==> flow/design.v <==
`timescale 1ns / 1ps
module checkfr_fsm(
    input [31:0] num_in,
    input clk, rst, r_i,
    output res,
    output reg r_o
    );
    reg [4:0] lst;
    reg [4:0] iter;
    reg res_rg;
    reg [1:0] state;
    reg [31:0] num;
    always@(posedge clk)
    begin
        if(rst)
            state <= 2'b00;
        else
        case(state)
        2'b00: if(r_i)
            begin
                lst <= 5'b11111;
                iter <= 0;
                res_rg <= 0;
                num <= num_in;
                state <= 2'b01;
            end
        2'b01:
            begin
                for(iter = 0; iter <= 22; iter = iter + 1)
                begin
                    if (lst == 5'b11111 && num[iter])
                        lst = iter;
                    else
                        lst = lst;
                end
                state <= 2'b10;
            end
        2'b10:
            begin
                if (num[30:23] > 7'b1111111)
                begin
                   res_rg = num[31] || ((22-(num[30:23]-7'b1111111)) >= lst) && (lst!=5'b11111);
                end
                else
                begin
                    res_rg = 1;
                end
                state <= 2'b00;
            end
        default:
            state <= 2'b00;
        endcase
    end
    always@(posedge clk)
    begin
        if(rst)
            r_o <= 0;
        else if(state == 2'b10)
            r_o <= 1;
        else
            r_o <= 0;
    end
    assign res = res_rg;
endmodule
`timescale 1ns / 1ps
module sum_fsm(
    input clk, rst, r_i,
    input [31:0] a, b,
    output [31:0] res,
    output reg r_o
    );
    reg [3:0] state;
    reg [31:0] mx;
    reg [31:0] mn;
    reg [24:0] mant;
    reg [22:0] mant_res;
    reg [8:0] exp;
    reg [4:0] carry;
    reg [4:0] iter;
    reg [31:0] res_reg;
    always@(posedge clk)
    begin
        if(rst)
            state <= 3'b000;
        else
        case(state)
            3'b000:
            begin
                state <= 3'b001;
                mx <= 0;
                mn <= 0;
                mant_res <= 0;
                mant <= 0;
                exp <= 0;
                carry <= 0;
                iter <= 0;
                res_reg <= 0;
            end
            3'b001: if(r_i)
            begin
                mx = (a[30:23] > b[30:23]) ? a : (((a[30:23] == b[30:23])) ? (a[22:0] > b[22:0] ? a : b) : b );
                mn = (a == mx) ? b : a;
                state <= 3'b010;
            end
            3'b010:
            begin
                mant <= (mx[31]^mn[31]) ? {1'b1, mx[22:0]} - ({1'b1, mn[22:0]} >> (mx[30:23]-mn[30:23])): {1'b1, mx[22:0]}+({1'b1, mn[22:0]} >> (mx[30:23]-mn[30:23]));
                state <= 3'b011;
            end
            3'b011:
            begin
                for(iter = 0; iter <= 24; iter = iter + 1)
                begin
                    if(mant[iter])
                        carry = iter;
                    else
                        carry = carry;
                end
                state <= 3'b100;
            end
            3'b100:
            begin
                mant_res <= mant[24] ? (mant >> 1) : (mant << (23-carry)); 
                state <= 3'b101;
            end
            3'b101:
            begin
                exp <= mx[30:23]+carry-5'b10111;
                state <= 3'b110;
            end
            3'b110:
            begin
                res_reg <= mx[31] ? {1'b1, exp[7:0], mant_res} : {1'b0, exp[7:0], mant_res};
                state <= 3'b111;
            end
            3'b111:
                state <= 3'b000;
            default:
                state <= 3'b000;
        endcase
    end
    always@(posedge clk)
    begin
        if(rst)
            r_o <= 0;
        else
        case(state)
            3'b000: r_o <= 0;
            3'b111: r_o <= 1;
        endcase
    end
    assign res = res_reg;
endmodule
`timescale 1ns / 1ps
module del_fsm(
    input [31:0] n, x,
    input clk, rst, r_i,
    output [31:0] res,
    output reg r_o
    );
    reg [24:0] divisible;
    reg [24:0] divider;
    reg [7:0] divs_exp;
    reg [7:0] divd_exp;
    reg divd_fb;
    reg divs_fb;
    reg [4:0] state;
    reg [4:0] iter;
    reg [23:0] mant_res;
    reg [24:0] reminder;
    reg [4:0] carry;
    reg [4:0] carry_sh;
    reg [8:0] exp;
    reg [31:0] res_reg;
    always@(posedge clk)
    begin
        if(rst)
            state <= 5'b00000;
        else
        case(state)
            5'b00000:
            begin
                divisible <= 0;
                divider <= 0;
                divs_exp <= 0;
                divd_exp <= 0;
                divd_fb <= 0;
                divs_fb <= 0;
                iter <= 0;
                mant_res <= 0;
                reminder <= 0;
                carry <= 0;
                res_reg <= 0;
                state <= 5'b00001;
            end
            5'b00001: if(r_i)
            begin
                divisible <= {1'b1, n[22:0]};
                divider <= {1'b1, x[22:0]};
                divs_exp <= n[30:23];
                divd_exp <= x[30:23];
                divd_fb <= n[31];
                divs_fb <= x[31];
                state <= 5'b00010;
            end
            5'b00010:
            begin
                if(divisible >= divider)
                begin
                    divisible <= divisible-divider;
                    mant_res <= mant_res +1'b1;
                    state <= 5'b00010;
                end
                else
                begin
                    reminder <= divisible;
                    state <= 5'b00011;
                end
            end
            5'b00011:
            begin
                reminder <= reminder << 1;
                state <= 5'b00100;
            end
            5'b00100:
            begin
                if(!mant_res[23])
                    state <= 5'b00101;
                else
                    state <= 5'b01010;  
            end
            5'b00101:
            begin
                if(reminder < divider)
                begin
                    mant_res <= mant_res << 1;
                    reminder <= reminder << 1;
                    state <= 5'b01001;
                end
                else
                    state <= 5'b00110;
            end
            5'b00110:
            begin
                mant_res <= (mant_res << 1) + 1'b1;
                state <= 5'b00111;
            end
            5'b00111:
            begin
                reminder <= reminder - divider;
                state <= 5'b01000;
            end
            5'b01000:
            begin
                reminder <= reminder << 1;
                state <= 5'b01001;
            end
            5'b01001:
            begin
                if(iter < 22)
                begin
                    iter <= iter + 1;
                    state <= 5'b00100;
                end
                else
                begin
                    state <= 5'b01010;
                    iter <= 0;
                end
            end
            5'b01010:  
            begin
                if(iter <= 23)
                    state <= 5'b01011;
                else
                    state <= 5'b01100;
            end
            5'b01011:
            begin
                if(mant_res[iter])
                begin
                    carry <= iter;
                    state <= 5'b01101;
                end
                else
                    state <= 5'b01101;
            end
            5'b01101:
            begin
                iter <= iter + 1;
                state <= 5'b01010;
            end
            5'b01100:
            begin
                carry_sh <= 23 - carry;
                state <= 5'b01110;
            end
            5'b01110:
            begin
                mant_res <= mant_res << carry_sh;
                state <= 5'b01111;
            end
            5'b01111:
            begin
                exp <= {1'b0,divs_exp}+7'b1111111-{1'b0,divd_exp};
                state <= 5'b10000;
            end
            5'b10000:
            begin
                res_reg <= {divs_fb^divd_fb, exp[7:0]-5'b10111+carry, mant_res[22:0]};
                state <= 5'b10001;
            end
            5'b10001:
            begin
                state <= 5'b00000;
            end
            default:
                state <= 5'b00000;
        endcase
    end
    always@(posedge clk)
    begin
        if(rst)
            r_o <= 0;
        else if(state == 5'b10001)
            r_o <= 1;
        else
            r_o <= 0;
    end    
    assign res = res_reg;
endmodule
`timescale 1ns / 1ps
module pow2_fsm(
    input [31:0] x,  
    input clk,
    input rst,
    input r_i,
    output [31:0] res,
    output err,
    output reg r_o
    );
    reg [8:0] exp_in;
    reg [22:0] mant_in;
    reg fb;
    reg [8:0] exp;
    reg [47:0] mant;
    reg [22:0] mant_res;
    reg [2:0] state;
    reg [31:0] res_reg;
    reg over;
    always@(posedge clk)
    begin
        if(rst)
            state <= 3'b000;
        else
        case(state)
        3'b000: if(r_i)
        begin
            exp_in <= x[30:23];
            mant_in <= x[22:0];
            fb <= x[31];
            exp <= 0;
            mant <= 0;
            mant_res <= 0;
            over <= 0;
            res_reg <= 0;
            state <= 3'b001;
        end
        3'b001:
        begin
            mant <= {1'b1,mant_in}*{1'b1,mant_in};
            state <= 3'b010;
        end
        3'b010:
        begin
            mant_res <= mant[47] ? mant[46:24] : mant[45:23];  
            state <= 3'b011;
        end
        3'b011:
        begin
            exp <= {1'b0,exp_in}+{1'b0,exp_in}-9'b001111111+mant[47];
            state <= 3'b100;
        end
        3'b100:
        begin
            res_reg = {1'b0, exp[7:0], mant_res};
            over = exp_in[7] ? {exp_in, mant_in} > res_reg[30:0] : {exp_in, mant_in} < res_reg[30:0];
            state <= 3'b101;
        end
        3'b101:
        begin
            state <= 3'b000;
        end
        default:
            state <= 3'b000;
        endcase
    end
    always@(posedge clk)
    begin
        if(rst)
            r_o <= 0;
        else if(state == 3'b101)
            r_o <= 1;
        else
            r_o <= 0;
    end
    assign res = res_reg;
    assign err = over;
endmodule
`timescale 1ns / 1ps
module fsm(
    input [15:0] dataIn,
    input R_I,
    input reset,
    input clk,
    output reg r_o,
    output reg [1:0] err,
    output [31:0] dataOut,
    output ready
    );
    reg [3:0] state;
    reg [31:0] reg_x;
    reg [31:0] reg_n;
    reg [31:0] counter;
    reg [31:0] step1;
    reg [31:0] step2;
    reg fr_i;
    reg fr_flag;
    wire fr_o;
    wire fr_res;
    reg incr_i;
    reg incr_flag;
    wire incr_o;
    wire [31:0] inc_res;
    reg sm_ri;
    reg sm_flag;
    wire sm_ro;
    wire [31:0] sm_res;
    reg dl_ri;
    reg dl_flag;
    wire dl_ro;
    wire [31:0] dl_res;
    reg pw_ri;
    reg pw_flag;
    wire pw_ro;
    wire pw_err;
    wire [31:0] pw_res;
    always@(posedge clk)
    begin
        if(reset)
        begin
            state <= 0;
            fr_i <= 0;
            incr_i <= 0;
            sm_ri <= 0;
            dl_ri <= 0;
            pw_ri <= 0;
        end
        else
        begin
            case(state)
                4'b0000:
                begin
                    reg_x <= 0;
                    reg_n <= 0;
                    counter <= 0;
                    err <= 0;
                    state <= 4'b0001;
                    fr_i <= 0;
                    fr_flag <= 1;
                    incr_i <= 0;
                    incr_flag <= 1;
                    sm_ri <= 0;
                    sm_flag <= 1;
                    dl_ri <= 0;
                    dl_flag <= 1;
                    pw_ri <= 0;
                    pw_flag <= 1;
                end
                4'b0001: if(R_I)
                begin
                    reg_x[31:16] <= dataIn;
                    state <= 4'b0010;
                end
                4'b0010: if(R_I)
                begin
                    reg_x[15:0] <= dataIn;
                    if ({reg_x[31:16], dataIn} == 0)
                    begin 
                        err <= 2'b11;
                        state <= 4'b1110;
                    end
                    else
                        state <= 4'b0011;    
                end
                4'b0011: if(R_I)
                begin
                    reg_n[31:16] <= dataIn;
                    state <= 4'b0100;
                end
                4'b0100: if(R_I)
                begin
                    reg_n[15:0] <= dataIn;
                    state <= 4'b1100;
                end
                4'b1100:  
                begin
                    if(fr_o)
                    begin
                        if(fr_res)
                        begin
                            err <= 2'b10;
                            reg_x <= 0;
                            fr_flag <= 1;
                            state <= 4'b1110;
                        end
                        else
                        begin
                            fr_flag <= 1;
                            state <= 4'b1101;
                        end
                    end
                    else
                    begin
                        if(fr_flag)
                        begin
                            fr_i <= 1;
                            fr_flag <= 0;
                        end
                        else
                            fr_i <= 0;
                   end
                end
                4'b1101:
                begin
                    state <= 4'b0101;
                end
                4'b0101:  
                begin
                    if(incr_o)
                    begin
                        counter <= inc_res;
                        if (inc_res[30:23]>reg_n[30:23] ? 1 : (inc_res[30:23]==reg_n[30:23] ? inc_res[22:0]>=reg_n[22:0] : 0))
                        begin
                            state <= 4'b0000;
                            incr_flag <= 1;
                        end
                        else
                        begin
                            incr_flag <= 1;
                            state <= 4'b0110;
                        end
                    end
                    else
                    begin
                        if(incr_flag)
                        begin
                            incr_i <= 1;
                            incr_flag <= 0;
                        end
                        else
                            incr_i <= 0;
                    end    
                end
                4'b0110:  
                begin
                    if(pw_ro)
                    begin
                        if (pw_err)
                        begin
                            err <= 2'b01;
                            reg_x <= 0;
                            state <= 4'b1110;
                            pw_flag <= 1;
                        end
                        else
                        begin
                            pw_flag <= 1;
                            step1 <= pw_res;
                            state <= 4'b0111;
                        end
                    end
                    else
                    begin
                        if(pw_flag)
                        begin
                            pw_ri <= 1;
                            pw_flag <= 0;
                        end
                        else
                            pw_ri <= 0;
                    end
                end
                4'b0111:  
                begin
                    if(dl_ro)
                    begin
                        dl_flag <= 1;
                        step2 <= dl_res;
                        state <= 4'b1000;
                    end
                    else
                    begin
                        if(dl_flag)
                        begin
                            dl_ri <= 1;
                            dl_flag <= 0;
                        end
                        else
                            dl_ri <= 0;
                   end
                end
                4'b1000:  
                begin
                    if(sm_ro)
                    begin
                        sm_flag <= 1;
                        reg_x <= sm_res;
                        state <= 4'b1110;
                    end
                    else
                    begin
                        if(sm_flag)
                        begin
                            sm_ri <= 1;
                            sm_flag <= 0;
                        end
                        else
                            sm_ri <= 0;
                    end
                end
                4'b1110:  
                begin
                    if(err==0)
                        state <= 4'b0101;
                    else
                        state <= 4'b0000;
                end
            endcase 
        end
    end
    always@(posedge clk)
    begin
        if(reset)
            r_o <= 0;
        else
        case(state)
            4'b0000: r_o <= 0;
            4'b0101: r_o <= 0;
            4'b1110: r_o <= 1;
            4'b1101: r_o <= 1;
        endcase
    end
    assign dataOut = reg_x;
    assign ready = (state == 4'b0001) || (state == 4'b0010) ||
                   (state == 4'b0011) || (state == 4'b0100);
    checkfr_fsm FR(
        .clk(clk),
        .rst(reset),
        .r_i(fr_i),
        .num_in(reg_n),
        .res(fr_res),
        .r_o(fr_o)
    );
    sum_fsm INCR(
        .clk(clk),
        .rst(reset),
        .r_i(incr_i),
        .r_o(incr_o),
        .a(counter),
        .b(32'b00111111100000000000000000000000),
        .res(inc_res)
    );
    sum_fsm SM(
        .clk(clk),
        .rst(reset),
        .r_i(sm_ri),
        .r_o(sm_ro),
        .a(step1),
        .b(step2),
        .res(sm_res)
    );
    pow2_fsm PW(
        .clk(clk),
        .rst(reset),
        .r_i(pw_ri),
        .r_o(pw_ro),
        .x(reg_x),
        .err(pw_err),
        .res(pw_res)
    );
    del_fsm DL(
        .clk(clk),
        .rst(reset),
        .r_i(dl_ri),
        .r_o(dl_ro),
        .n(reg_n),
        .x(reg_x),
        .res(dl_res)
    );
endmodule
== Step by step through the tools: fsm ==
The steps from the RTL of fsm to its reports follow in flow order.
Line numbers count from 1 in the design file above.
Operators: Yosys type, input widths -> output width; for muxes data width and select width s.
Not given: -

* Top: fsm
* Clock: clk
* Library: sky130hd
* Library corner: tt_025C_1v80

== Word level ==
Yosys after proc, flatten, opt, wreduce and memory -nomap, before mapping. Memory bits, and registers merged into a memory's read port (data or address), are not among the register bits. Print and check cells are not counted.

* Input bits: 19
* Output and inout port bits: 36
* Register bits: 867
* Elaborated cells: 626

* Multiply operators: 1
* Muxes and demuxes: 273
* Shift-type cells: 6
* Magnitude comparators: 14
* Add/subtract/negate cells: 27
* Reductions and logical operators: 127
* Eq/ne operators: 106
* Bitwise operators: 5

{| class="wikitable"
|+ Operator list
! cell !! count
|-
| $mul 24x24->48 || 1
|-
| $mux 5 || 121
|-
| $pmux 32 s2 || 9
|-
| $mux 32 || 16
|-
| $mux 25 || 7
|-
| $pmux 16 s5 || 2
|-
| $pmux 25 s2 || 3
|-
| $pmux 23 s2 || 3
|-
| $eq 5x5->1 const B || 25
|-
| $pmux 25 s5 || 1
|-
| $pmux 24 s5 || 1
|-
| $mux 16 || 7
|-
| $pmux 48 s2 || 1
|-
| $mux 23 || 4
|-
| $pmux 5 s17 || 1
|-
| $pmux 8 s2 || 5
|-
| $pmux 25 s3 || 1
|-
| $shl 25x32->23 || 2
|-
| $eq 32x32->1 || 2
|-
| $mux 4 || 16
|-
| $pmux 16 s2 || 2
|-
| $reduce_bool 2->1 || 31
|-
| $pmux 4 s7 || 2
|-
| $reduce_and 3->1 || 18
|-
| $ne 26x1->1 const B || 2
|-
| $add 24x25->25 || 2
|-
| $sub 24x25->25 || 2
|-
| $shr 24x8->25 || 2
|}

Not listed: further kinds 78, cells in them 270.

== Depth ==
Longest topological path by Yosys (ltp), each cell counted once; first at word level (registers and memories cut), then after technology mapping (sequential cells cut; the memories' decode and read muxes count).

* Word-level depth: 114
* ABC_AREA: 0
* Depth in mapped cells: 29
* Gate-level depth less buffers: 27

== Netlist ==
Yosys stat after the flow's synthesis: flattened, memories mapped to cells. It holds for the ABC_AREA given above (unset counts as 0); a run with the other value may have another netlist.
The area totals of this step are shown rounded.

* Mapped area: 66400 µm²
* Flip-flops: 874
* Cells in the netlist: 6240
* Area of sequential cells: 25600 µm²
* Buffer cells: 250

{| class="wikitable"
|+ Cell types
! type !! count !! total area (µm²)
|-
| sky130_fd_sc_hd__edfxtp_1 || 808 || 2.43E+04
|-
| sky130_fd_sc_hd__fa_1 || 433 || 8.67E+03
|-
| sky130_fd_sc_hd__ha_1 || 451 || 5.64E+03
|-
| sky130_fd_sc_hd__inv_1 || 781 || 2.93E+03
|-
| sky130_fd_sc_hd__and2_1 || 443 || 2.77E+03
|-
| sky130_fd_sc_hd__mux4_2 || 71 || 1.6E+03
|-
| sky130_fd_sc_hd__mux2i_1 || 146 || 1.46E+03
|-
| sky130_fd_sc_hd__nor2_1 || 356 || 1.34E+03
|-
| sky130_fd_sc_hd__nand2_1 || 353 || 1.33E+03
|-
| sky130_fd_sc_hd__a21oi_1 || 264 || 1.32E+03
|-
| sky130_fd_sc_hd__dfxtp_1 || 66 || 1.32E+03
|-
| sky130_fd_sc_hd__nor2b_1 || 211 || 1.32E+03
|-
| sky130_fd_sc_hd__xor2_1 || 122 || 1.07E+03
|-
| sky130_fd_sc_hd__o21ai_0 || 211 || 1.06E+03
|-
| sky130_fd_sc_hd__xnor2_1 || 110 || 963.424
|-
| sky130_fd_sc_hd__clkbuf_1 || 222 || 833.299
|-
| sky130_fd_sc_hd__nor3_1 || 120 || 600.576
|-
| sky130_fd_sc_hd__a21o_1 || 79 || 593.069
|}

Not listed: further types 75, cells in them 993.
The figures by module come from a second, unflattened synthesis with its own total; it is not the netlist above.

* Cell total of the unflattened synthesis: 6780
* Area total of the unflattened synthesis: 69700 µm²

Rows give one instance, submodules left out.

{| class="wikitable"
|+ By module
! module !! times used !! cells !! area (µm²) !! sequential area (µm²)
|-
| sum_fsm || 2 || 1362 || 13100 || 4890
|-
| pow2_fsm || 1 || 2101 || 21200 || 3710
|-
| del_fsm || 1 || 1197 || 12200 || 5520
|-
| fsm || 1 || 507 || 7470 || 5380
|-
| checkfr_fsm || 1 || 251 || 2540 || 1220
|}

== Path before layout ==
Source: OpenSTA report_checks on the synthesized netlist (no wires, ideal clock, input and output delay 20% of the period each), path of least setup slack; recovery checks are left aside. Register names are those of the netlist, which keeps one name where synthesis merged equal registers.

* Path kind: register to register
* Start point: register PW.mant_in[2]
* End point: register PW.mant[46]
* Clock period: 10000 ps
* Arrival time: 7861 ps
* Buffers on the path: 2
* Stages on the path: 28
* Time at the first pin: 0 ps
* Delay of the path: 8120 ps
* Library setup time: 259 ps
* Required time: 9741 ps
* Slack: 1880 ps
* Synthesis period reached: 8120 ps

"delay of the path" = arrival - input delay + setup time.
"stages on the path" counts driving pins, that of a launching flip-flop among them; a cell with two outputs on the path counts twice.
"synthesis period reached" = period - worst setup slack (recovery checks aside). The figure is calculated, with input and output delays left at 20% of the set period.
The rows between start and end are the longest chain of elaborated cells between them; the timing report does not say that the signal goes this way. Where chains are equally long, one stands for them.
A line is the first line of the expression or statement that the cell stems from. Yosys adds cells for indexed reads and writes and turns some case tables into memories.

* Cell sequence: sky130_fd_sc_hd__edfxtp_1 -> sky130_fd_sc_hd__clkbuf_1 -> sky130_fd_sc_hd__inv_1 -> sky130_fd_sc_hd__clkbuf_1 -> sky130_fd_sc_hd__nor2_1 -> sky130_fd_sc_hd__fa_1 -> sky130_fd_sc_hd__fa_1 -> sky130_fd_sc_hd__fa_1 -> sky130_fd_sc_hd__inv_1 -> sky130_fd_sc_hd__fa_1 -> sky130_fd_sc_hd__inv_1 -> sky130_fd_sc_hd__fa_1 -> sky130_fd_sc_hd__inv_1 -> sky130_fd_sc_hd__fa_1 -> sky130_fd_sc_hd__inv_1 -> sky130_fd_sc_hd__fa_1 -> sky130_fd_sc_hd__ha_1 -> sky130_fd_sc_hd__a211oi_1 -> sky130_fd_sc_hd__or3_1 -> sky130_fd_sc_hd__nand4_1 -> sky130_fd_sc_hd__or4_1 -> sky130_fd_sc_hd__a311oi_2 -> sky130_fd_sc_hd__o21ai_0 -> sky130_fd_sc_hd__a2111oi_0 -> sky130_fd_sc_hd__nor3_1 -> sky130_fd_sc_hd__o31ai_1 -> sky130_fd_sc_hd__a21o_1 -> sky130_fd_sc_hd__a21oi_1
* Length of the longest elaborated chain: 2
* Elaborated cells on any way between the ends: 2
* Source lines of those cells: 2
* Those cells by class: 1 x mul; 1 x mux

{| class="wikitable"
|+ RTL lines, path post-synthesis
! item !! RTL line !! source
|-
| start: declaration || 343 || <nowiki>reg [22:0] mant_in;</nowiki>
|-
| start: assignment || 360 || <nowiki>mant_in <= x[22:0];</nowiki>
|-
| $mul 24x24->48 || 371 || <nowiki>mant <= {1'b1,mant_in}*{1'b1,mant_in};</nowiki>
|-
| $pmux 48 s2 || 356 || <nowiki>case(state)</nowiki>
|-
| end: assignment || 363 || <nowiki>mant <= 0;</nowiki>
|-
| end: assignment || 371 ||
|-
| end: declaration || 346 || <nowiki>reg [47:0] mant;</nowiki>
|}

== Timing after layout ==
From the final timing report of job 1: the path of least setup slack in the routed layout; clock arrival at registers is part of the times.
The path's times are printed in steps of 10 ps; the period is the one set.

* Path kind: register to register
* Start point: register PW.mant_in[8]
* End point: register PW.mant[46]
* Slack: 800 ps
* Clock period: 9170 ps
* Required time: 9630 ps
* Buffers on the path: 2
* Arrival time: 8830 ps
* Library setup time: 250 ps
* Time at the first pin: 700 ps
* Stages on the path: 26

The rows between start and end are the longest chain of elaborated cells between them; the timing report does not say that the signal goes this way. Where chains are equally long, one stands for them.

* Cell sequence: sky130_fd_sc_hd__edfxtp_1 -> sky130_fd_sc_hd__clkinvlp_4 -> sky130_fd_sc_hd__buf_4 -> sky130_fd_sc_hd__nor2_1 -> sky130_fd_sc_hd__fa_1 -> sky130_fd_sc_hd__fa_1 -> sky130_fd_sc_hd__fa_1 -> sky130_fd_sc_hd__inv_1 -> sky130_fd_sc_hd__fa_1 -> sky130_fd_sc_hd__fa_1 -> sky130_fd_sc_hd__fa_1 -> sky130_fd_sc_hd__inv_1 -> sky130_fd_sc_hd__fa_1 -> sky130_fd_sc_hd__ha_1 -> sky130_fd_sc_hd__a211oi_1 -> sky130_fd_sc_hd__or3_1 -> sky130_fd_sc_hd__nand4_1 -> sky130_fd_sc_hd__or4_1 -> sky130_fd_sc_hd__a311oi_2 -> sky130_fd_sc_hd__buf_4 -> sky130_fd_sc_hd__o21ai_0 -> sky130_fd_sc_hd__a2111oi_1 -> sky130_fd_sc_hd__nor3_1 -> sky130_fd_sc_hd__o31ai_1 -> sky130_fd_sc_hd__a21o_1 -> sky130_fd_sc_hd__a21oi_1
* Length of the longest elaborated chain: 2
* Elaborated cells on any way between the ends: 2
* Source lines of those cells: 2
* Those cells by class: 1 x mul; 1 x mux

{| class="wikitable"
|+ RTL lines, path after layout
! item !! RTL line !! source
|-
| start: declaration || 343 || <nowiki>reg [22:0] mant_in;</nowiki>
|-
| start: assignment || 360 || <nowiki>mant_in <= x[22:0];</nowiki>
|-
| $mul 24x24->48 || 371 || <nowiki>mant <= {1'b1,mant_in}*{1'b1,mant_in};</nowiki>
|-
| $pmux 48 s2 || 356 || <nowiki>case(state)</nowiki>
|-
| end: assignment || 363 || <nowiki>mant <= 0;</nowiki>
|-
| end: assignment || 371 ||
|-
| end: declaration || 346 || <nowiki>reg [47:0] mant;</nowiki>
|}

FLOW RESULTS
============

Top module fsm; platform sky130hd; tools Yosys and OpenROAD; 6 stored runs in no particular order. Input and output delays are each 20% of the period that was set; the output load is 0.01 pF.
"period reached" means the clock period less the worst setup slack. The figure is calculated, with input and output delays left at 20% of the set period.
By "worst setup path time" is meant the share of the clock period that the worst setup path is allowed (20% is reserved at inputs, 20% at outputs), minus its slack. Clock arrival times at its registers enter into it.
"total power of the final layout" is the tool's figure for a default switching activity; nothing was simulated.
"worst setup path time" is given in steps of 10 ps.
The results are shown rounded.

=== Job 1 ===
{| class="wikitable"
! Setting !! Value
|-
| CORE_UTILIZATION || 40
|-
| SETUP_SLACK_MARGIN || 0.37
|-
| period_ns || 9.17
|-
| CAP_MARGIN || 20
|-
| CORE_MARGIN || 2
|-
| SLEW_MARGIN || 20
|-
! Result !! Value
|-
| Worst setup path time || 8370 ps
|-
| Worst path kind || register to register
|-
| Period reached || 8372 ps
|-
| Sum of negative setup slack || 0 ps
|-
| Total power of the final layout || 9.80 mW
|-
| Lowest setup slack || 798 ps
|-
| Post-synthesis cell area || 66400 µm²
|-
| Utilization || 44.2 %
|-
| Standard-cell area after layout || 72900 µm²
|-
| Worst hold slack in the final report || 418 ps
|-
| Area of the die || 169000 µm²
|}

=== Job 2 ===
{| class="wikitable"
! Setting !! Value
|-
| ABC_AREA || 0
|-
| CORE_UTILIZATION || 47
|-
| CTS_CLUSTER_DIAMETER || 194
|-
| GPL_TIMING_DRIVEN || 1
|-
| PLACE_DENSITY_LB_ADDON || 0.04
|-
| SLEW_MARGIN || 35
|-
| period_ns || 6.12
|-
| CAP_MARGIN || 20
|-
| CORE_MARGIN || 2
|-
! Result !! Value
|-
| Lowest setup slack || -1460 ps
|-
| Worst setup path time || 7580 ps
|-
| Worst path kind || register to register
|-
| Area of the die || 144000 µm²
|-
| Post-synthesis cell area || 66400 µm²
|-
| Sum of negative setup slack || -28600 ps
|-
| Total power of the final layout || 15.4 mW
|-
| Worst hold slack in the final report || 417 ps
|-
| Period reached || 7584 ps
|-
| Standard-cell area after layout || 77400 µm²
|-
| Utilization || 55.4 %
|}

=== Job 3 ===
{| class="wikitable"
! Setting !! Value
|-
| CORE_MARGIN || 3
|-
| SLEW_MARGIN || 0
|-
| period_ns || 10.0
|-
| CAP_MARGIN || 20
|-
| CORE_UTILIZATION || 40
|-
! Result !! Value
|-
| Total power of the final layout || 9.01 mW
|-
| Period reached || 8897 ps
|-
| Standard-cell area after layout || 72800 µm²
|-
| Sum of negative setup slack || 0 ps
|-
| Area of the die || 171000 µm²
|-
| Lowest setup slack || 1100 ps
|-
| Worst setup path time || 8900 ps
|-
| Worst path kind || register to register
|-
| Worst hold slack in the final report || 417 ps
|-
| Post-synthesis cell area || 66400 µm²
|-
| Utilization || 44.4 %
|}

=== Job 4 ===
{| class="wikitable"
! Setting !! Value
|-
| CORE_UTILIZATION || 59
|-
| period_ns || 9.17
|-
| CAP_MARGIN || 20
|-
| CORE_MARGIN || 2
|-
| SLEW_MARGIN || 20
|-
! Result !! Value
|-
| Utilization || 64.2 %
|-
| Worst hold slack in the final report || 409 ps
|-
| Standard-cell area after layout || 72000 µm²
|-
| Total power of the final layout || 9.84 mW
|-
| Lowest setup slack || 772 ps
|-
| Sum of negative setup slack || 0 ps
|-
| Post-synthesis cell area || 66400 µm²
|-
| Period reached || 8398 ps
|-
| Area of the die || 115000 µm²
|-
| Worst setup path time || 8400 ps
|-
| Worst path kind || register to register
|}

=== Job 5 ===
{| class="wikitable"
! Setting !! Value
|-
| ABC_AREA || 0
|-
| CAP_MARGIN || 15
|-
| CELL_PAD_IN_SITES_DETAIL_PLACEMENT || 2
|-
| CELL_PAD_IN_SITES_GLOBAL_PLACEMENT || 3
|-
| CORE_UTILIZATION || 32
|-
| CTS_CLUSTER_DIAMETER || 194
|-
| CTS_CLUSTER_SIZE || 56
|-
| GPL_TIMING_DRIVEN || 1
|-
| HOLD_SLACK_MARGIN || 0.04
|-
| MAX_ROUTING_LAYER || met5
|-
| PLACE_DENSITY_LB_ADDON || 0.04
|-
| SETUP_SLACK_MARGIN || -0.54
|-
| SLEW_MARGIN || 35
|-
| TNS_END_PERCENT || 55
|-
| period_ns || 6.98
|-
| CORE_MARGIN || 2
|-
! Result !! Value
|-
| Lowest setup slack || -856 ps
|-
| Utilization || 36.0 %
|-
| Worst setup path time || 7840 ps
|-
| Worst path kind || register to register
|-
| Total power of the final layout || 10.6 mW
|-
| Area of the die || 211000 µm²
|-
| Worst hold slack in the final report || 444 ps
|-
| Period reached || 7836 ps
|-
| Sum of negative setup slack || -12900 ps
|-
| Post-synthesis cell area || 66400 µm²
|-
| Standard-cell area after layout || 74300 µm²
|}

=== Job 6 ===
{| class="wikitable"
! Setting !! Value
|-
| ABC_AREA || 0
|-
| CAP_MARGIN || 15
|-
| CELL_PAD_IN_SITES_DETAIL_PLACEMENT || 2
|-
| CELL_PAD_IN_SITES_GLOBAL_PLACEMENT || 3
|-
| CORE_ASPECT_RATIO || 1.05
|-
| CORE_UTILIZATION || 32
|-
| CTS_CLUSTER_DIAMETER || 194
|-
| CTS_CLUSTER_SIZE || 56
|-
| GPL_TIMING_DRIVEN || 1
|-
| MAX_ROUTING_LAYER || met5
|-
| PLACE_DENSITY_LB_ADDON || 0.04
|-
| SETUP_SLACK_MARGIN || 1.7
|-
| SLEW_MARGIN || 35
|-
| TNS_END_PERCENT || 55
|-
| period_ns || 6.98
|-
| CORE_MARGIN || 2
|-
! Result !! Value
|-
| Period reached || 7537 ps
|-
| Sum of negative setup slack || -6930 ps
|-
| Lowest setup slack || -557 ps
|-
| Worst setup path time || 7540 ps
|-
| Worst path kind || register to register
|-
| Area of the die || 211000 µm²
|-
| Standard-cell area after layout || 77300 µm²
|-
| Worst hold slack in the final report || 445 ps
|-
| Utilization || 37.4 %
|-
| Total power of the final layout || 11.1 mW
|-
| Post-synthesis cell area || 66400 µm²
|}
